==> flow/design.v <==
module vga640x480(
    input wire i_clk,            
    input wire i_pix_stb,        
    input wire i_rst,            
    output wire o_hs,            
    output wire o_vs,            
    output wire o_blanking,      
    output wire o_active,        
    output wire o_screenend,     
    output wire o_animate,       
    output wire [9:0] o_x,       
    output wire [8:0] o_y        
    );
    localparam HS_STA = 16;               
    localparam HS_END = 16 + 96;          
    localparam HA_STA = 16 + 96 + 48;     
    localparam VS_STA = 480 + 10;         
    localparam VS_END = 480 + 10 + 2;     
    localparam VA_END = 480;              
    localparam LINE   = 800;              
    localparam SCREEN = 525;              
    reg [9:0] h_count;   
    reg [9:0] v_count;   
    assign o_hs = ~((h_count >= HS_STA) & (h_count < HS_END));
    assign o_vs = ~((v_count >= VS_STA) & (v_count < VS_END));
    assign o_x = (h_count < HA_STA) ? 0 : (h_count - HA_STA);
    assign o_y = (v_count >= VA_END) ? (VA_END - 1) : (v_count);
    assign o_blanking = ((h_count < HA_STA) | (v_count > VA_END - 1));
    assign o_active = ~((h_count < HA_STA) | (v_count > VA_END - 1)); 
    assign o_screenend = ((v_count == SCREEN - 1) & (h_count == LINE));
    assign o_animate = ((v_count == VA_END - 1) & (h_count == LINE));
    always @ (posedge i_clk)
    begin
        if (i_rst)   
        begin
            h_count <= 0;
            v_count <= 0;
        end
        if (i_pix_stb)   
        begin
            if (h_count == LINE)   
            begin
                h_count <= 0;
                v_count <= v_count + 1;
            end
            else 
                h_count <= h_count + 1;
            if (v_count == SCREEN)   
                v_count <= 0;
        end
    end
endmodule
module blockRunner(
    input wire CLK,              
    input wire RST_BTN,          
    output wire VGA_HS_O,        
    output wire VGA_VS_O,        
    output reg [3:0] VGA_R,      
    output reg [3:0] VGA_G,      
    output reg [3:0] VGA_B,      
    output wire a, ba, c, d, e, f, g,
    output wire a1, ba1, c1, d1, e1, f1, g1,
    output wire a2, ba2, c2, d2, e2, f2, g2,
    output wire a3, ba3, c3, d3, e3, f3, g3,
    input SW0,
    input KEY0,
    input KEY1,
    input KEY2,
    input KEY3
    );
    wire rst = ~RST_BTN;     
    reg [15:0] cnt;
    reg pix_stb;
    always @(posedge CLK)
        if (RST_BTN == 1'b0)
            {pix_stb, cnt} <= 17'd0;
        else
            {pix_stb, cnt} <= cnt + 16'h8000;   
    wire [9:0] x;   
    wire [8:0] y;   
    vga640x480 display (
        .i_clk(CLK),
        .i_pix_stb(pix_stb),
        .i_rst(rst),
        .o_hs(VGA_HS_O),
        .o_vs(VGA_VS_O),
        .o_x(x),
        .o_y(y)
    );
   	wire backDrop, sun, moon, cloud, cloud2, cloud3;
   	assign backDrop = ((x > 0) & (y > 300) & (x < 640) & (y < 477)) ? 1 : 0;
	assign sun = ((x > 475) & (y > 50) & (x < 550) & (y < 125)) ? 1 : 0;
	assign moon = ((x > 475) & (y > 50) & (x < 550) & (y < 125)) ? 1 : 0;
	assign cloud = ((x > cloud1X) & (x < cloud1Width + cloud1X) & (y > 75) & (y < 125)) ? 1 : 0;
	assign cloud2 = ((x > cloud2X) & (x < cloud2Width + cloud2X) & (y > 100) & (y < 150)) ? 1 : 0;
	assign cloud3 = ((x > cloud3X) & (x < cloud3Width + cloud3X) & (y > 85) & (y < 135)) ? 1 : 0;
	assign star = ((x > 20) & (x < 25) & (y > 50) & (y < 55)) ? 1 : 0;
	assign star1 = ((x > 70) & (x < 75) & (y > 125) & (y < 130)) ? 1 : 0;
	assign star2 = ((x > 100) & (x < 105) & (y > 30) & (y < 35)) ? 1 : 0;
	assign star3 = ((x > 150) & (x < 155) & (y > 65) & (y < 70)) ? 1 : 0;
	assign star4 = ((x > 200) & (x < 205) & (y > 20) & (y < 25)) ? 1 : 0;
	assign star5 = ((x > 240) & (x < 245) & (y > 80) & (y < 85)) ? 1 : 0;
	assign star6 = ((x > 300) & (x < 305) & (y > 90) & (y < 95)) ? 1 : 0;
	assign star7 = ((x > 340) & (x < 345) & (y > 40) & (y < 45)) ? 1 : 0;
	assign star8 = ((x > 410) & (x < 415) & (y > 75) & (y < 80)) ? 1 : 0;
	assign star9 = ((x > 450) & (x < 455) & (y > 90) & (y < 95)) ? 1 : 0;
	assign o1left = ((x > 90) & (y > 120) & (x < 120) & (y < 250)) ? 1 : 0;
	assign o1right = ((x > 190) & (y > 120) & (x < 220) & (y < 250)) ? 1 : 0;
	assign o1top = ((x > 90) & (y > 120) & (x < 220) & (y < 150)) ? 1 : 0;
	assign o1bottom = ((x > 90) & (y > 220) & (x < 220) & (y < 250)) ? 1 : 0;
	assign o2left = ((x > 285) & (y > 120) & (x < 315) & (y < 250)) ? 1 : 0;
	assign o2right = ((x > 385 ) & (y > 120) & (x < 415) & (y < 250 )) ? 1 : 0;
	assign o2top = ((x > 285) & (y > 120) & (x < 415) & (y < 150)) ? 1 : 0;
	assign o2bottom = ((x > 285) & (y > 220) & (x < 415) & (y < 250)) ? 1 : 0;
	assign fleft = ((x > 480) & (y > 120) & (x < 510) & (y <  250)) ? 1 : 0;
	assign ftop = ((x > 490) & (y > 120) & (x < 570) & (y < 150)) ? 1 : 0;
	assign fbottom = ((x > 490) & (y > 180) & (x < 550) & (y < 210)) ? 1 : 0;
	reg[9:0] cloud1X, cloud2X, cloud3X;
	reg[9:0] cloud1Width, cloud2Width, cloud3Width;
	reg nightToggle, dayToggle;
always@(posedge CLK)
	begin
		case(s)
			menu: begin
					cloud1X <= 10'd110;
					cloud2X <= 10'd300;
					cloud3X <= 10'd10;
					cloud1Width <= 10'd100;
					cloud2Width <= 10'd100;
					cloud3Width <= 10'd90;
					nightToggle <= 1'd0;
					dayToggle <= 1'd1;
					end
			playingDay: begin
						if(countTime >= 990)
							begin
								cloud1X <= cloud1X + 3'd2;
								cloud2X <= cloud2X + 1'd1;
								cloud3X <= cloud3X + 1'd1;
							end
						if(countDayNight >= 20)
							begin
								nightToggle <= !nightToggle;
								dayToggle <= !dayToggle;
							end
						end
			playingNight: begin
						if(countTime >= 990)
							begin
								cloud1X <= cloud1X + 3'd2;
								cloud2X <= cloud2X + 1'd1;
								cloud3X <= cloud3X + 1'd1;
							end
						if(countDayNight >= 20)
							begin
								nightToggle <= !nightToggle;
								dayToggle <= !dayToggle;
							end
						end		
		endcase
	end
	reg [1:0] s;
	reg [1:0] ns;
	parameter 
		menu = 2'd0,
		lose = 2'd1,
		playingDay = 2'd2,
		playingNight = 2'd3;
always@(posedge CLK or negedge RST_BTN)
begin
	if (RST_BTN == 1'b0)
		begin
			s <= menu;
		end
	else
		begin
			s <= ns;
		end
end
always@(*)
begin
	case(s)
		menu: 	begin
				if(KEY0 == 1'b0)
				begin
					ns = playingDay;
				end
				else
					ns = menu;
				end
		playingDay: begin
				if(hit == 1'b1)
					ns = lose;
				else if(nightToggle)
					ns = playingNight;
				else
					ns = playingDay;
				end
		playingNight: begin
				if(hit == 1'b1)
					ns = lose;
				else if(dayToggle)
					ns = playingDay;
				else
					ns = playingNight;
				end
		lose: begin
				if(KEY1 == 1'b0)
					ns = menu;
				else
					ns = lose;
				end
	endcase
end
sevenSeg ones(oneOut[3], oneOut[2], oneOut[1], oneOut[0], a, ba, c, d, e, f, g);
sevenSeg tens(tenOut[3], tenOut[2], tenOut[1], tenOut[0], a1, ba1, c1, d1, e1, f1, g1);
sevenSeg hunds(hunOut[3], hunOut[2], hunOut[1], hunOut[0], a2, ba2, c2, d2, e2, f2, g2);
sevenSeg thous(thoOut[3], thoOut[2], thoOut[1], thoOut[0], a3, ba3, c3, d3, e3, f3, g3);
reg[3:0] oneCount, oneHi, oneOut;
reg[3:0] tenCount, tenHi, tenOut;
reg[3:0] hunCount, hunHi, hunOut;
reg[3:0] thoCount, thoHi, thoOut;
always@(posedge CLK)
	begin
		if(RST_BTN == 1'b0)
			begin
				oneHi <= 4'd0;
				tenHi <= 4'd0;
				hunHi <= 4'd0;
				thoHi <= 4'd0;
			end
		if(SW0 == 1'b1)
			begin
				oneOut <= oneHi;
				tenOut <= tenHi;
				hunOut <= hunHi;
				thoOut <= thoHi;
			end
		else
			begin
				oneOut <= oneCount;
				tenOut <= tenCount;
				hunOut <= hunCount;
				thoOut <= thoCount;
			end
		case(s)
			menu: begin
					oneCount <= 4'd0;
					tenCount <= 4'd0;
					hunCount <= 4'd0;
					thoCount <= 4'd0;
					end
			playingDay: begin
						if(countTime >= 1_000)
							begin
								oneCount <= oneCount + 1'd1;
								if(oneCount >= 4'd9)
									begin
										tenCount <= tenCount + 1'd1;
										oneCount <= 1'd0;
									end
								if(tenCount > 4'd9)
									begin
										hunCount <= hunCount + 1'd1;
										tenCount <= 1'd0;
									end
								if(hunCount > 4'd9)
									begin
										thoCount <= thoCount + 1'd1;
										hunCount <= 1'd0;
									end
							end
						end
				playingNight: begin
						if(countTime >= 1_000)
							begin
								oneCount <= oneCount + 1'd1;
								if(oneCount >= 4'd9)
									begin
										tenCount <= tenCount + 1'd1;
										oneCount <= 1'd0;
									end
								if(tenCount >= 4'd9)
									begin
										hunCount <= hunCount + 1'd1;
										tenCount <= 1'd0;
									end
								if(hunCount >= 4'd9)
									begin
										thoCount <= thoCount + 1'd1;
										hunCount <= 1'd0;
									end
							end
						end
				lose: begin
						if(thoCount > thoHi)
							begin
								oneHi <= oneCount;
								tenHi <= tenCount;
								hunHi <= hunCount;
								thoHi <= thoCount;
							end
						else if(thoCount == thoHi)
							begin
								if(hunCount > hunHi)
									begin
										oneHi <= oneCount;
										tenHi <= tenCount;
										hunHi <= hunCount;
										thoHi <= thoCount;
									end
								else if(hunCount == hunHi)
									begin
										if(tenCount > tenHi)
											begin
												oneHi <= oneCount;
												tenHi <= tenCount;
												hunHi <= hunCount;
												thoHi <= thoCount;
											end
										else if(tenCount == tenHi)
											begin
												if(oneCount > oneHi)
													begin
														oneHi <= oneCount;
														tenHi <= tenCount;
														hunHi <= hunCount;
														thoHi <= thoCount;
													end
											end
									end
							end
						end				
			endcase
	end
wire bg = ~(backDrop || sun || blocks[0] || blocks[1] || blocks[2] || blocks[3] || dino || cloud || cloud2 || cloud3) && (x >= 1 && x <= 639 && y >= 1 && y <= 479);
always@(*)
	begin
		case(s)
			menu: begin
						VGA_R[3] = backDrop | sun;        
						VGA_G[3] = blocks[0] | blocks[1] | blocks[3] | blocks[2] | sun;  
						VGA_B[3] = dino | bg;         
						VGA_R[2] = backDrop | sun | cloud | cloud2 | cloud3 | bg;         
						VGA_G[2] = blocks[0] | blocks[1] | blocks[3] | blocks[2] | backDrop | sun | cloud | cloud2 | cloud3 | bg;  
						VGA_B[2] = cloud | cloud2 | cloud3 | dino;         
						VGA_R[1] = backDrop | sun | cloud | cloud2 | cloud3 | bg;         
						VGA_G[1] = backDrop | sun | cloud | cloud2 | cloud3 | bg;  
						VGA_B[1] = backDrop | cloud | cloud2 | cloud3 | dino;         
						VGA_R[0] = backDrop | cloud | cloud2 | cloud3;         
						VGA_G[0] = cloud | cloud2 | cloud3;  
						VGA_B[0] = cloud | cloud2 | cloud3 | dino | bg;         
					end
			playingDay: begin
						VGA_R[3] = backDrop | sun;         
						VGA_G[3] = blocks[0] | blocks[1] | blocks[3] | blocks[2] | sun;  
						VGA_B[3] = dino | bg;         
						VGA_R[2] = backDrop | sun | cloud | cloud2 | cloud3 | bg;         
						VGA_G[2] = backDrop | blocks[0] | blocks[1] | blocks[3] | blocks[2] | sun | cloud | cloud2 | cloud3 | bg;  
						VGA_B[2] = dino | cloud | cloud2 | cloud3;         
						VGA_R[1] = backDrop | sun | cloud | cloud2 | cloud3 | bg;         
						VGA_G[1] = backDrop | sun | cloud | cloud2 | cloud3 | bg; 
						VGA_B[1] = backDrop | dino | cloud | cloud2 | cloud3;         
						VGA_R[0] = backDrop | cloud | cloud2 | cloud3;         
						VGA_G[0] = cloud | cloud2 | cloud3;  
						VGA_B[0] = dino | cloud | cloud2 | cloud3 | bg;         
					end
			playingNight: begin
						VGA_R[3] = moon | star | star1 | star2 | star3 | star4 | star5 | star6 | star7 | star8 | star9;
						VGA_G[3] = moon | star | star1 | star2 | star3 | star4 | star5 | star6 | star7 | star8 | star9 | blocks[0] | blocks[1] | blocks[3] | blocks[2];  
						VGA_B[3] = dino | moon | star | star1 | star2 | star3 | star4 | star5 | star6 | star7 | star8 | star9;         
						VGA_R[2] = backDrop | moon | cloud | cloud2 | cloud3 |star | star1 | star2 | star3 | star4 | star5 | star6 | star7 | star8 | star9;         
						VGA_G[2] = backDrop | moon | cloud | cloud2 | cloud3 | star | star1 | star2 | star3 | star4 | star5 | star6 | star7 | star8 | star9 | blocks[0] | blocks[1] | blocks[3] | blocks[2];  
						VGA_B[2] = dino | cloud | cloud2 | cloud3 | moon | star | star1 | star2 | star3 | star4 | star5 | star6 | star7 | star8 | star9;         
						VGA_R[1] = backDrop | moon | cloud | cloud2 | cloud3 | star | star1 | star2 | star3 | star4 | star5 | star6 | star7 | star8 | star9;         
						VGA_G[1] = backDrop | moon | cloud | cloud2 | cloud3 | star | star1 | star2 | star3 | star4 | star5 | star6 | star7 | star8 | star9; 
						VGA_B[1] = backDrop | dino | cloud | cloud2 | cloud3 | moon | star | star1 | star2 | star3 | star4 | star5 | star6 | star7 | star8 | star9;         
						VGA_R[0] = backDrop | cloud | cloud2 | cloud3 | moon | star | star1 | star2 | star3 | star4 | star5 | star6 | star7 | star8 | star9;         
						VGA_G[0] = cloud | cloud2 | cloud3 | moon | star | star1 | star2 | star3 | star4 | star5 | star6 | star7 | star8 | star9;  
						VGA_B[0] = dino | cloud | cloud2 | cloud3 | moon | star | star1 | star2 | star3 | star4 | star5 | star6 | star7 | star8 | star9;         
						end
			lose: begin
						VGA_R[0] = backDrop;         
						VGA_G[0] = blocks[0] | blocks[1] | blocks[3] | blocks[2];  
						VGA_B[0] = 0;         
						VGA_R[1] = backDrop | o1left | o1right | o1bottom | o1top | o2left | o2right | o2top | o2bottom | fleft | ftop | fbottom;         
						VGA_G[1] = 0;  
						VGA_B[1] = 0;        
						VGA_R[2] = backDrop;         
						VGA_G[2] = 0; 
						VGA_B[2] = 0;         
						VGA_R[3] = backDrop | o1left | o1right | o1bottom | o1top | o2left | o2right | o2top | o2bottom | fleft | ftop | fbottom;         
						VGA_G[3] = 0;  
						VGA_B[3] = 0;         
					end
		endcase
end
wire dino;
reg[9:0] dinoX;
reg[8:0] dinoY;
reg[9:0] dinoWidth;
reg[8:0] dinoHeight;
reg[1:0] direction;
reg[7:0] speedD;
reg[19:0] count;
reg[7:0] count2;
reg st_count2;
always@(posedge CLK)
	begin
		case(s)
		menu: 		begin
					dinoX <= 75;
					dinoWidth <= 15;
					dinoHeight <= 40;			
				end
		playingDay: begin
			if(KEY2 == 1'b0)  
				begin
					dinoX <= 75;
					dinoWidth <= 15;
					dinoHeight <= 20;
					speedD <= 2;
				end
			else 
				begin
					dinoX <= 75;
					dinoWidth <= 15;
					dinoHeight <= 40;
					speedD <= 2;
				end
			end
		playingNight: begin
			if(KEY2 == 1'b0)  
				begin
					dinoX <= 75;
					dinoWidth <= 15;
					dinoHeight <= 20;
					speedD <= 2;
				end
			else 
				begin
					dinoX <= 75;
					dinoWidth <= 15;
					dinoHeight <= 40;
					speedD <= 2;
				end
			end
		endcase
	end
always@(posedge CLK)
	begin
		if(RST_BTN == 1'b0)
			begin
				count <= 20'd0;
				count2 <= 8'd0;
				st_count2 <= 1'b0;
			end
		else
		begin
		if(count == 20'd5000)
			begin
				count <= 20'd0;
			end
		else
			begin
				count <= count + 20'd1;
			end
		if (st_count2 == 1'b1)
			begin
				if (count2 <= 8'd90)
					begin
						if (count == 20'd5000)
							begin
								count2 <= count2 + 1'b1;
							end
					end
				else
					begin
						st_count2 <= 1'b0;
						count2 <= 8'd0;
					end
			end
		case(s)
			playingDay: begin
						if(KEY3 == 1'b0)
							begin
								st_count2 <= 1'b1;
							end
						else if(KEY2 == 1'b0 && st_count2 == 1'b1)
							begin
								count2 <= 8'd90;
							end
						end
			playingNight: begin
						if(KEY3 == 1'b0)
							begin
								st_count2 <= 1'b1;
							end
						else if(KEY2 == 1'b0 && st_count2 == 1'b1)
							begin
								count2 <= 8'd90;
							end
						end
		endcase
		end
end
assign dino = ((x > dinoX) & (x < dinoWidth + dinoX) & (y > dinoY) & (y < dinoHeight + dinoY)) ? 1 : 0;
always@(posedge CLK)
	begin
		case(s)
			menu: begin
					dinoY <= 260;
					direction <= 2'd3;
					end
			playingDay: begin
					if(count == 20'd5000)  
						begin
							if(direction == 2'b1)
								begin
									dinoY <= dinoY - speedD;
								end
							else if(direction == 2'd2)
								begin
									dinoY <= dinoY + speedD;
								end
							else if (direction == 2'd3)
								begin
									dinoY <= dinoY;
								end
							if(count2 > 8'd0 && count2 <= 8'd45)
								begin
									direction <= 2'b1;
								end
							else if(count2 >= 8'd45 && count2 <= 8'd90)
								begin
									direction <= 2'd2;
								end
							else if(count2 == 8'd0)
								begin
									direction <= 2'd3;
								end
							end
							else if(KEY2 == 1'b0  && (count2 >= 90 || count2 == 0))  
								begin
									dinoY <= 280;
								end
							else if(count2 >= 90 || count2 == 0)
								begin
									dinoY <= 260;
								end
						end
			playingNight: begin
					if(count == 20'd5000)  
						begin
							if(direction == 2'b1)
								begin
									dinoY <= dinoY - speedD;
								end
							else if(direction == 2'd2)
								begin
									dinoY <= dinoY + speedD;
								end
							else if (direction == 2'd3)
								begin
									dinoY <= dinoY;
								end
							if(count2 > 8'd0 && count2 <= 8'd45)
								begin
									direction <= 2'b1;
								end
							else if(count2 >= 8'd45 && count2 <= 8'd90)
								begin
									direction <= 2'd2;
								end
							else if(count2 == 8'd0)
								begin
									direction <= 2'd3;
								end
							end
							else if(KEY2 == 1'b0  && (count2 >= 90 || count2 == 0))
								begin
									dinoY <= 280;
								end
							else if(count2 >= 90 || count2 == 0)
								begin
									dinoY <= 260;
								end
					end
		endcase
end
	randomBlock randGen(CLK, rstRand, rstSeed, seed, ranHeight, ranWidth, ranY);
	reg rstRand;
	wire[3:0] blocks;
	reg[9:0] b1X, b2X, b3X, b4X;
	reg[8:0] b1Y, b2Y, b3Y, b4Y;
	wire[8:0] ranY;
	reg[9:0] b1Width, b2Width, b3Width, b4Width;
	wire[8:0] ranWidth;
	reg[8:0] b1Height, b2Height, b3Height, b4Height;
	wire[8:0] ranHeight;
	reg[7:0] speedB;
	reg[19:0] countB1, countB2;
	reg[25:0] countTime;
	reg[5:0] countTime2, countDayNight;
	assign blocks[0] = ((x > b1X) & (x < b1Width + b1X) & (y > b1Y) & (y < b1Height + b1Y)) ? 1 : 0;
	assign blocks[1] = ((x > b2X) & (x < b2Width + b2X) & (y > b2Y) & (y < b2Height + b2Y)) ? 1 : 0;
	assign blocks[2] = ((x > b3X) & (x < b3Width + b3X) & (y > b3Y) & (y < b3Height + b3Y)) ? 1 : 0;
	assign blocks[3] = ((x > b4X) & (x < b4Width + b4X) & (y > b4Y) & (y < b4Height + b4Y)) ? 1 : 0;
always@(posedge CLK) 
	begin
		if(RST_BTN == 1'b0)
			begin
				countTime <= 26'd0;
				countB1 <= 20'd0;
			end
		case(s)
			menu: begin
				b1Width <= 20;
				b2Width <= 20;
				b3Width <= 20;
				b4Width <= 25;
				b1Height <= 20;
				b2Height <= 40;
				b3Height <= 30;
				b4Height <= 10;
				b1Y <= 280;
				b2Y <= 260;
				b3Y <= 270;
				b4Y <= 260;
				b1X <= 10;
				b2X <= 690;
				b3X <= 460;
				b4X <= 230;
				speedB <= 1;
				countTime2 <= 1'd0;
				countDayNight <= 1'd0;
				rstRand <= 1'b0;
				end
			playingDay:	begin
					rstRand <= 1'b1;				
					if(blocks[0] == 1'b1 && (b1X < 1 || b1X > 679))
						begin
							b2Width <= ranWidth;
							b2Height <= ranHeight;
							b2Y <= ranY;
						end
					if(blocks[1] == 1'b1 && (b2X < 1 || b2X > 679))
						begin
							b3Width <= ranWidth;
							b3Height <= ranHeight;
							b3Y <= ranY;
						end
					if(blocks[2] == 1'b1 && (b3X < 1 || b3X > 679))
						begin
							b4Width <= ranWidth;
							b4Height <= ranHeight;
							b4Y <= ranY;
						end
					if(blocks[3] == 1'b1 && (b4X < 1 || b4X > 679))
						begin
							b1Width <= ranWidth;
							b1Height <= ranHeight;
							b1Y <= ranY;
						end
					countTime <= countTime + 1'd1;
					countB1 <= countB1 + 1'd1;
					if(countB1 == 20'd5000)
						begin
							b1X <= b1X - speedB;
							b2X <= b2X - speedB;
							b3X <= b3X - speedB;
							b4X <= b4X - speedB;
							countB1 <= 20'd0;
						end
					if(countTime >= 1_000)
						begin
							countTime <= 0;
							countTime2 <= countTime2 + 1'd1;
							countDayNight <= countDayNight + 1'd1;
						end
					if(countTime2 >= 5'd30 && speedB <= 5'd3)
						begin
							speedB <= speedB + 1'd1;
							countTime2 <= 1'd0;
						end
					if(countDayNight >= 5'd20)
						begin
							countDayNight <= 5'd0;
						end
				end
			playingNight:	begin
					rstRand <= 1'b1;
					if(blocks[0] == 1'b1 && (b1X < 1 || b1X > 679))
						begin
							b1Width <= ranWidth;
							b1Height <= ranHeight;
							b1Y <= ranY;
						end
					if(blocks[1] == 1'b1 && (b2X < 1 || b2X > 679))
						begin
							b2Width <= ranWidth;
							b2Height <= ranHeight;
							b2Y <= ranY;
						end
					if(blocks[2] == 1'b1 && (b3X < 1 || b3X > 679))
						begin
							b3Width <= ranWidth;
							b3Height <= ranHeight;
							b3Y <= ranY;
						end
					if(blocks[3] == 1'b1 && (b4X < 1 || b4X > 679))
						begin
							b4Width <= ranWidth;
							b4Height <= ranHeight;
							b4Y <= ranY;
						end
					countTime <= countTime + 1'd1;
					countB1 <= countB1 + 1'd1;
					if(countB1 == 20'd5000)
						begin
							b1X <= b1X - speedB;
							b2X <= b2X - speedB;
							b3X <= b3X - speedB;
							b4X <= b4X - speedB;
							countB1 <= 20'd0;
						end
					if(countTime >= 1_000)
						begin
							countTime <= 0;
							countTime2 <= countTime2 + 1'd1;
							countDayNight <= countDayNight + 1'd1;
						end
					if(countTime2 >= 5'd30 && speedB <= 5'd3)
						begin
							speedB <= speedB + 1'd1;
							countTime2 <= 1'd0;
						end
					if(countDayNight >= 5'd20)
						begin
							countDayNight <= 5'd0;
						end
				end
		endcase
	end
reg[2:0] seedCount, seed;
reg rstSeed;
always@(posedge CLK)
	begin
		case(s)
			menu: begin
					rstSeed <= 1'b1;
					seedCount <= 1'b0;
					end
			playingDay: begin
							rstSeed <= 1'b1;
							seedCount <= seedCount + 1'd1;
							if(seedCount >= 3'd8)
								begin
									seedCount <= 3'd0;
								end
							if(KEY3 == 1'b0 || KEY2 == 1'b0)
								begin
									rstSeed <= 1'b0;
									seed <= seedCount;
								end
							end
			playingNight: begin
							rstSeed <= 1'b1;
							seedCount <= seedCount + 1'd1;
							if(seedCount >= 3'd8)
								begin
									seedCount <= 3'd0;
								end
							if(KEY3 == 1'b0 || KEY2 == 1'b0)
								begin
									rstSeed <= 1'b0;
									seed <= seedCount;
								end
							end
		endcase
	end
wire hit;
assign hit = ((dino && blocks[0]) || (dino && blocks[1]) || (dino && blocks[3]) || (dino && blocks[2]));
endmodule
module sevenSeg(a, b, c, d, o1, o2, o3, o4, o5, o6, o7);
	input a, b, c, d; 
	output o1, o2, o3, o4, o5, o6, o7;
	assign o1 =~((~b&~d) | (~a&c) | (b&c) | (a&~d) | (~a&b&d) | (a&~b&~c));
	assign o2 =~((~a&~b) | (~b&~d) | (~a&~c&~d) | (~a&c&d) | (a&~c&d));
	assign o3 =~((~a&~c) | (~a&d) | (~c&d) | (~a&b) | (a&~b));
	assign o4 =~((~a&~b&~d) | (~b&c&d) | (b&~c&d) | (b&c&~d) | (a&~c&~d));
	assign o5 =~((~b&~d) | (c&~d) | (a&c) | (a&b));
	assign o6 =~((~c&~d) | (b&~d) | (a&~b) | (a&c) | (~a&b&~c));
	assign o7 =~((~b&c) | (c&~d) | (a&~b) | (a&d) | (~a&b&~c));
endmodule 
module linearFeedShiftReg(
input clk, rst, rstSeed,
input[2:0] seed,
output reg[2:0] out
);
always@(posedge clk)
	begin
		if(rst == 1'b0)
			out <= seed;
		else
			out <= {out[1]^out[2], out[2:0]};
	end
endmodule
module randomBlock(
input clk, rst, rstSeed,
input[2:0] seed,
output reg[5:0] height, width,
output reg[8:0] yVal
);
reg[2:0] S, NS;
wire[2:0] out;
linearFeedShiftReg regboi(clk, rstSeed, seed, out);
parameter
	blockT1 = 3'b000,
	blockT2 = 3'b001,
	blockT3 = 3'b010,
	blockT4 = 3'b011,
	blockT5 = 3'b100,
	blockT6 = 3'b101,
	blockT7 = 3'b110,
	blockT8 = 3'b111;
always@(posedge clk or negedge rst)
	begin
		if(rst == 1'b0)
			S <= blockT1;
		else
			S <= NS;
	end
always@(posedge clk)
	begin
		case(S)
			blockT1: begin
						height <= 6'd20;
						width <= 6'd20;
						yVal <= 9'd280;
						NS <= blockT2;
						end
			blockT2: begin
						height <= 6'd40;
						width <= 6'd15;
						yVal <= 9'd260;
						NS <= blockT3;
						end
			blockT3: begin
						height <= 6'd30;
						width <= 6'd10;
						yVal <= 9'd270;
						NS <= blockT4;
						end
			blockT4: begin
						height <= 6'd40;
						width <= 6'd20;
						yVal <= 9'd260;
						NS <= blockT5;
						end
			blockT5: begin
						height <= 6'd35;
						width <= 6'd20;
						yVal <= 9'd265;
						NS <= blockT6;
						end
			blockT6: begin
						height <= 6'd10;
						width <= 6'd25;
						yVal <= 9'd270;
						NS <= blockT7;
						end
			blockT7: begin
						height <= 6'd10;
						width <= 6'd25;
						yVal <= 9'd280;
						NS <= blockT8;
						end
			blockT8: begin
						height <= 6'd10;
						width <= 6'd25;
						yVal <= 9'd260;
						NS <= blockT1;
						end
			default: NS <= out;
		endcase
	end
endmodule
# Step by step through the tools: blockRunner
# Tool output for the design above, in the order of the flow.
# Line numbers count from 1 in the design file above.
# Operators carry their Yosys type and port widths (W data, S select, Z words).
# Not given: n/a
[setup]
design = "blockRunner"
clk_port = "CLK"
library = "sky130hd"
pvt_corner = "tt_025C_1v80"

# Elaborated design
# Source: Yosys, flattened and elaborated, memories not mapped. Widths are those after wreduce. Registers that Yosys merges into a memory's read port (data or address) are not register bits. Print and check cells do not count.
# Yosys's memory passes give these memory sizes; they may raise the number of words (mostly to a power of two), join words into wider ones and drop unused or constant bits.
[op_classes]
n_reduce_logical = 59
muxes = 200
bitwise = 509
add_sub_neg = 36
cmp = 129
n_eq = 39
[op_table]
columns = ["operator", "n"]
rows = [
  ["$or A1 B1 Y1", 247],
  ["$mux W4", 57],
  ["$pmux W9 S3", 8],
  ["$and A1 B1 Y1", 213],
  ["$mux W10", 19],
  ["$pmux W10 S2", 7],
  ["$mux W9", 14],
  ["$pmux W10 S3", 4],
  ["$gt A10 B9 Y1 const B", 9],
  ["$mux W26", 3],
  ["$gt A9 B7 Y1 const B", 8],
  ["$gt A10 B10 Y1", 7],
  ["$lt A10 B10 Y1", 7],
  ["$lt A10 B9 Y1 const B", 7],
  ["$mux W20", 3],
  ["$mux W8", 7],
  ["$ge A26 B10 Y1 const B", 2],
  ["$lt A10 B7 Y1 const B", 5],
  ["$lt A10 B8 Y1 const B", 5],
  ["$not A1 Y1", 49],
  ["$lt A9 B7 Y1 const B", 5],
  ["$lt A9 B8 Y1 const B", 5],
  ["$add A9 B9 Y9", 5],
  ["$gt A9 B9 Y1", 5],
  ["$lt A9 B9 Y1", 5],
  ["$add A10 B1 Y10 const B", 4],
  ["$lt A10 B1 Y1 const B", 4],
  ["$add A10 B10 Y10", 4],
]
# Other operator kinds: 77; their cells: 254.
[word_totals]
mem_bits_ro = 152
clocked_rd_ports_x_width = 19
regBits = 405
in_bits = 7
n_memories = 1
output_inout_bits = 42
wordCells = 1026
[mem_list]
columns = ["memory", "size", "width", "rd", "write_ports", "line", "text"]
rows = [
  ["(name not given)", 8, 19, 1, 0, 836, "case(S)"],
]

# Logic depth
# Depth = most cells in a row (Yosys ltp): at word level without a register or memory, in the mapped netlist without a sequential cell, where the memories' decode and read muxes count.
[depth]
depth_word = 26
abc_area = 0
mapped_depth = 20
mapped_depth_nobuf = 18

# Mapped cells and area
# Source: synth_stat.txt of the flow (Yosys; design flattened, memories mapped). It holds for the ABC_AREA given above (unset counts as 0); a run with the other value may have another netlist.
[types]
columns = ["cell", "n", "type_area_um2"]
rows = [
  ["sky130_fd_sc_hd__edfxtp_1", 233, 6996.71],
  ["sky130_fd_sc_hd__ha_1", 305, 3816.16],
  ["sky130_fd_sc_hd__dfxtp_1", 92, 1.84E+03],
  ["sky130_fd_sc_hd__xnor2_1", 139, 1.22E+03],
  ["sky130_fd_sc_hd__nor2_1", 277, 1.04E+03],
  ["sky130_fd_sc_hd__inv_1", 256, 960.922],
  ["sky130_fd_sc_hd__a21oi_1", 165, 825.792],
  ["sky130_fd_sc_hd__o21ai_0", 160, 800.768],
  ["sky130_fd_sc_hd__nand2_1", 200, 750.72],
  ["sky130_fd_sc_hd__xor2_1", 53, 464.195],
  ["sky130_fd_sc_hd__nand3_1", 90, 450.432],
  ["sky130_fd_sc_hd__nor3_1", 67, 335.322],
  ["sky130_fd_sc_hd__a21o_1", 41, 307.795],
  ["sky130_fd_sc_hd__nand4_1", 48, 300.288],
  ["sky130_fd_sc_hd__clkbuf_1", 79, 296.534],
  ["sky130_fd_sc_hd__nor2b_1", 46, 287.776],
  ["sky130_fd_sc_hd__fa_1", 14, 280.269],
  ["sky130_fd_sc_hd__nand2b_1", 40, 250.24],
]
# Not listed: further types 74, cells in them 519.
[mapped]
seq_area_um2 = 9014.9
stdcells = 2824
ff_cells = 332
yosys_area_um2 = 25356.8
buf_cells = 99
# By module: a second synthesis without flattening, with its own total; a netlist apart from the flattened one above.
[hier_totals]
hier_cells = 2887
area_unflattened_um2 = 27018.4
# Rows give one instance, submodules left out.
[modules]
columns = ["mod", "n_cells", "area_um2", "instances", "mod_seq_area_um2"]
rows = [
  ["blockRunner", 2527, 23905.4, 1, 8909.8],
  ["vga640x480", 177, 1498.9, 1, 500.5],
  ["sevenSeg", 32, 230.2, 4, 0.0],
  ["randomBlock", 55, 693.2, 1, 415.4],
]

# Worst setup path after synthesis
# OpenSTA on the mapped netlist: ideal clock, no wires. The path of least setup slack (recovery checks aside). Input and output delay are each 20% of the period. Register names are those of the netlist, which keeps one name where synthesis merged equal registers.
[synth_path]
path_type = "register to output"
startpoint = "register display.h_count[5]"
endpoint = "output port VGA_R[2]"
clock_period_ps = 10000
t_arrival_ps = 4664
slack_ps = 3336
delay_ps = 4664
n_path_buf = 5
driving_pins = 19
required_time_ps = 8000
out_delay_ps = 2000
launch_ps = 0
synth_period_reached_ps = 6664
# "delay_ps" is the arrival time less input delay plus setup time.
# At an output port there is no setup time.
# "driving_pins" counts driving pins, that of a launching flip-flop among them; a cell with two outputs on the path counts twice.
# "synth_period_reached_ps" = period - worst setup slack (recovery checks aside). The figure is calculated, with input and output delays left at 20% of the set period.
# The rows between start and end are the longest chain of elaborated cells between them; the timing report does not say that the signal goes this way. Where chains are equally long, one stands for them.
# Each line given opens the expression or statement behind the cell; cells for indexed reads and writes are added by Yosys, which also makes memories of some case tables.
# At most two assigning lines are given for a register; there are more.
[synth_via]
cell_sequence = "sky130_fd_sc_hd__edfxtp_1 > sky130_fd_sc_hd__buf_2 > sky130_fd_sc_hd__clkbuf_1 > sky130_fd_sc_hd__buf_1 > sky130_fd_sc_hd__inv_1 > sky130_fd_sc_hd__ha_1 > sky130_fd_sc_hd__clkbuf_1 > sky130_fd_sc_hd__buf_2 > sky130_fd_sc_hd__nand2_1 > sky130_fd_sc_hd__o2bb2ai_1 > sky130_fd_sc_hd__ha_1 > sky130_fd_sc_hd__nand4_1 > sky130_fd_sc_hd__nor2_1 > sky130_fd_sc_hd__a2111o_1 > sky130_fd_sc_hd__a2111oi_0 > sky130_fd_sc_hd__a311oi_4 > sky130_fd_sc_hd__nor3b_2 > sky130_fd_sc_hd__o21a_1 > sky130_fd_sc_hd__o21ai_0"
elab_chain_cells = 22
cells_between = 155
classes_between = "add/sub: 1; compare: 43; mux: 22; logic: 76; reduce/logical: 13"
[synth_rtl]
columns = ["element", "line", "text"]
rows = [
  ["start: declaration", 22, "reg [9:0] h_count;"],
  ["start: assignment", 36, "h_count <= 0;"],
  ["start: assignment", 47, "h_count <= h_count + 1;"],
  ["$lt A10 B8 Y1", 26, "assign o_x = (h_count < HA_STA) ? 0 : (h_count - HA_STA);"],
  ["$mux W10", 26, ""],
  ["$gt A10 B1 Y1", 91, "assign backDrop = ((x > 0) & (y > 300) & (x < 640) & (y < 477)) ? 1 : 0;"],
  ["$and A1 B1 Y1 (3 in a row)", 91, ""],
  ["$mux W1", 91, ""],
  ["$or A1 B1 Y1 (14 in a row)", 372, "VGA_R[2] = backDrop | moon | cloud | cloud2 | cloud3 |star | star1 | star2 | star3 | star4 | star5 | star6 | s ..."],
  ["$pmux W1 S3", 339, "case(s)"],
  ["end: declaration", 58, "output reg [3:0] VGA_R,"],
]

# Worst path after layout
# From the final timing report of flow run A: the path of least setup slack in the routed layout; clock arrival at registers is part of the times.
# The report prints the path's times to 10 ps; the period is as set.
[layout_path]
path_type = "register to output"
startpoint = "register display.h_count[6]"
endpoint = "output port VGA_B[0]"
t_arrival_ps = 5360
driving_pins = 16
n_path_buf = 2
out_delay_ps = 1660
clock_period_ps = 8310
slack_ps = 1290
required_time_ps = 6650
launch_ps = 570
# The rows between start and end are the longest chain of elaborated cells between them; the timing report does not say that the signal goes this way. Where chains are equally long, one stands for them.
# At most two assigning lines are given for a register; there are more.
[layout_via]
cell_sequence = "sky130_fd_sc_hd__edfxtp_1 > sky130_fd_sc_hd__buf_4 > sky130_fd_sc_hd__o21ai_2 > sky130_fd_sc_hd__nand2_1 > sky130_fd_sc_hd__and2_1 > sky130_fd_sc_hd__ha_1 > sky130_fd_sc_hd__nor2_1 > sky130_fd_sc_hd__nor2_1 > sky130_fd_sc_hd__maj3_1 > sky130_fd_sc_hd__o32ai_1 > sky130_fd_sc_hd__a2111oi_1 > sky130_fd_sc_hd__a311oi_4 > sky130_fd_sc_hd__nor3b_2 > sky130_fd_sc_hd__nand4bb_1 > sky130_fd_sc_hd__a41oi_1 > sky130_fd_sc_hd__clkdlybuf4s50_1"
elab_chain_cells = 22
cells_between = 159
classes_between = "add/sub: 1; compare: 43; mux: 22; logic: 80; reduce/logical: 13"
[layout_rtl]
columns = ["element", "line", "text"]
rows = [
  ["start: declaration", 22, "reg [9:0] h_count;"],
  ["start: assignment", 36, "h_count <= 0;"],
  ["start: assignment", 47, "h_count <= h_count + 1;"],
  ["$lt A10 B8 Y1", 26, "assign o_x = (h_count < HA_STA) ? 0 : (h_count - HA_STA);"],
  ["$mux W10", 26, ""],
  ["$gt A10 B7 Y1", 507, "assign dino = ((x > dinoX) & (x < dinoWidth + dinoX) & (y > dinoY) & (y < dinoHeight + dinoY)) ? 1 : 0;"],
  ["$and A1 B1 Y1 (3 in a row)", 507, ""],
  ["$mux W1", 507, ""],
  ["$or A1 B1 Y1 (14 in a row)", 380, "VGA_B[0] = dino | cloud | cloud2 | cloud3 | moon | star | star1 | star2 | star3 | star4 | star5 | star6 | star ..."],
  ["$pmux W1 S4", 339, "case(s)"],
  ["end: declaration", 60, "output reg [3:0] VGA_B,"],
]

# Design blockRunner on sky130hd. What follows are 5 stored runs of the flow, each under its own settings; their order means nothing. The constraints put input and output delay at 20% of the set period each and load the outputs with 0.01 pF.
# "achievedPeriod_ps" = clock period - worst setup slack. The figure is calculated, with input and output delays left at 20% of the set period.
# "worstPathTime_ps" = time allowed to the worst setup path (clock period - input delay - output delay, where it has them) - its slack; a late launch clock adds to it, a late capture clock takes from it.
# "power.total_uw" is the tool's figure for a default switching activity; nothing was simulated.
# "worstPathTime_ps" is given in steps of 10 ps.

[[run]]
name = "flow run A"
[run.settings]
CORE_UTILIZATION = 40
SETUP_SLACK_MARGIN = 1.05
period_ns = 8.31
CAP_MARGIN = 20
CORE_MARGIN = 2
SLEW_MARGIN = 20
[run.results]
achievedPeriod_ps = 7021
die_footprint_um2 = 65420.9
worstPathTime_ps = 5360
critical_path_type = "register to output"
power.total_uw = 9527
timing.setup.tns_ps = 0
synthArea_um2 = 25356.8
finish.stdcell_area_um2 = 28453.5
ws_setup_ps = 1289

[[run]]
name = "flow run B"
[run.settings]
CAP_MARGIN = 5
CELL_PAD_IN_SITES_DETAIL_PLACEMENT = 2
CELL_PAD_IN_SITES_GLOBAL_PLACEMENT = 0
CORE_MARGIN = 8
CORE_UTILIZATION = 68
CTS_CLUSTER_DIAMETER = 291
MAX_ROUTING_LAYER = "met4"
MIN_ROUTING_LAYER = "met2"
PLACE_DENSITY_LB_ADDON = 0.05
TNS_END_PERCENT = 60
period_ns = 14.9
SLEW_MARGIN = 20
[run.results]
outcome = "stopped before the end: placement reported DPL-0033"

[[run]]
name = "flow run C"
[run.settings]
CAP_MARGIN = 5
CELL_PAD_IN_SITES_DETAIL_PLACEMENT = 2
CELL_PAD_IN_SITES_GLOBAL_PLACEMENT = 3
CORE_MARGIN = 8
CORE_UTILIZATION = 68
CTS_CLUSTER_DIAMETER = 291
MAX_ROUTING_LAYER = "met4"
MIN_ROUTING_LAYER = "met1"
PLACE_DENSITY_LB_ADDON = 0.05
TNS_END_PERCENT = 60
period_ns = 14.9
SLEW_MARGIN = 20
[run.results]
outcome = "stopped before the end: placement reported FLW-0024"

[[run]]
name = "flow run D"
[run.settings]
CAP_MARGIN = 5
CELL_PAD_IN_SITES_DETAIL_PLACEMENT = 2
CELL_PAD_IN_SITES_GLOBAL_PLACEMENT = 2
CORE_MARGIN = 8
CORE_UTILIZATION = 68
CTS_CLUSTER_DIAMETER = 291
GPL_TIMING_DRIVEN = 0
MAX_ROUTING_LAYER = "met4"
MIN_ROUTING_LAYER = "met2"
PLACE_DENSITY_LB_ADDON = 0.2
SLEW_MARGIN = 5
TNS_END_PERCENT = 60
period_ns = 14.9
[run.results]
outcome = "stopped before the end: placement reported FLW-0024"

[[run]]
name = "flow run E"
[run.settings]
CAP_MARGIN = 5
CELL_PAD_IN_SITES_DETAIL_PLACEMENT = 2
CELL_PAD_IN_SITES_GLOBAL_PLACEMENT = 2
CORE_MARGIN = 8
CORE_UTILIZATION = 68
CTS_CLUSTER_DIAMETER = 291
GPL_TIMING_DRIVEN = 0
MAX_ROUTING_LAYER = "met4"
MIN_ROUTING_LAYER = "met2"
PLACE_DENSITY_LB_ADDON = 0.05
TNS_END_PERCENT = 60
period_ns = 14.9
SLEW_MARGIN = 20
[run.results]
outcome = "stopped before the end: placement reported FLW-0024"
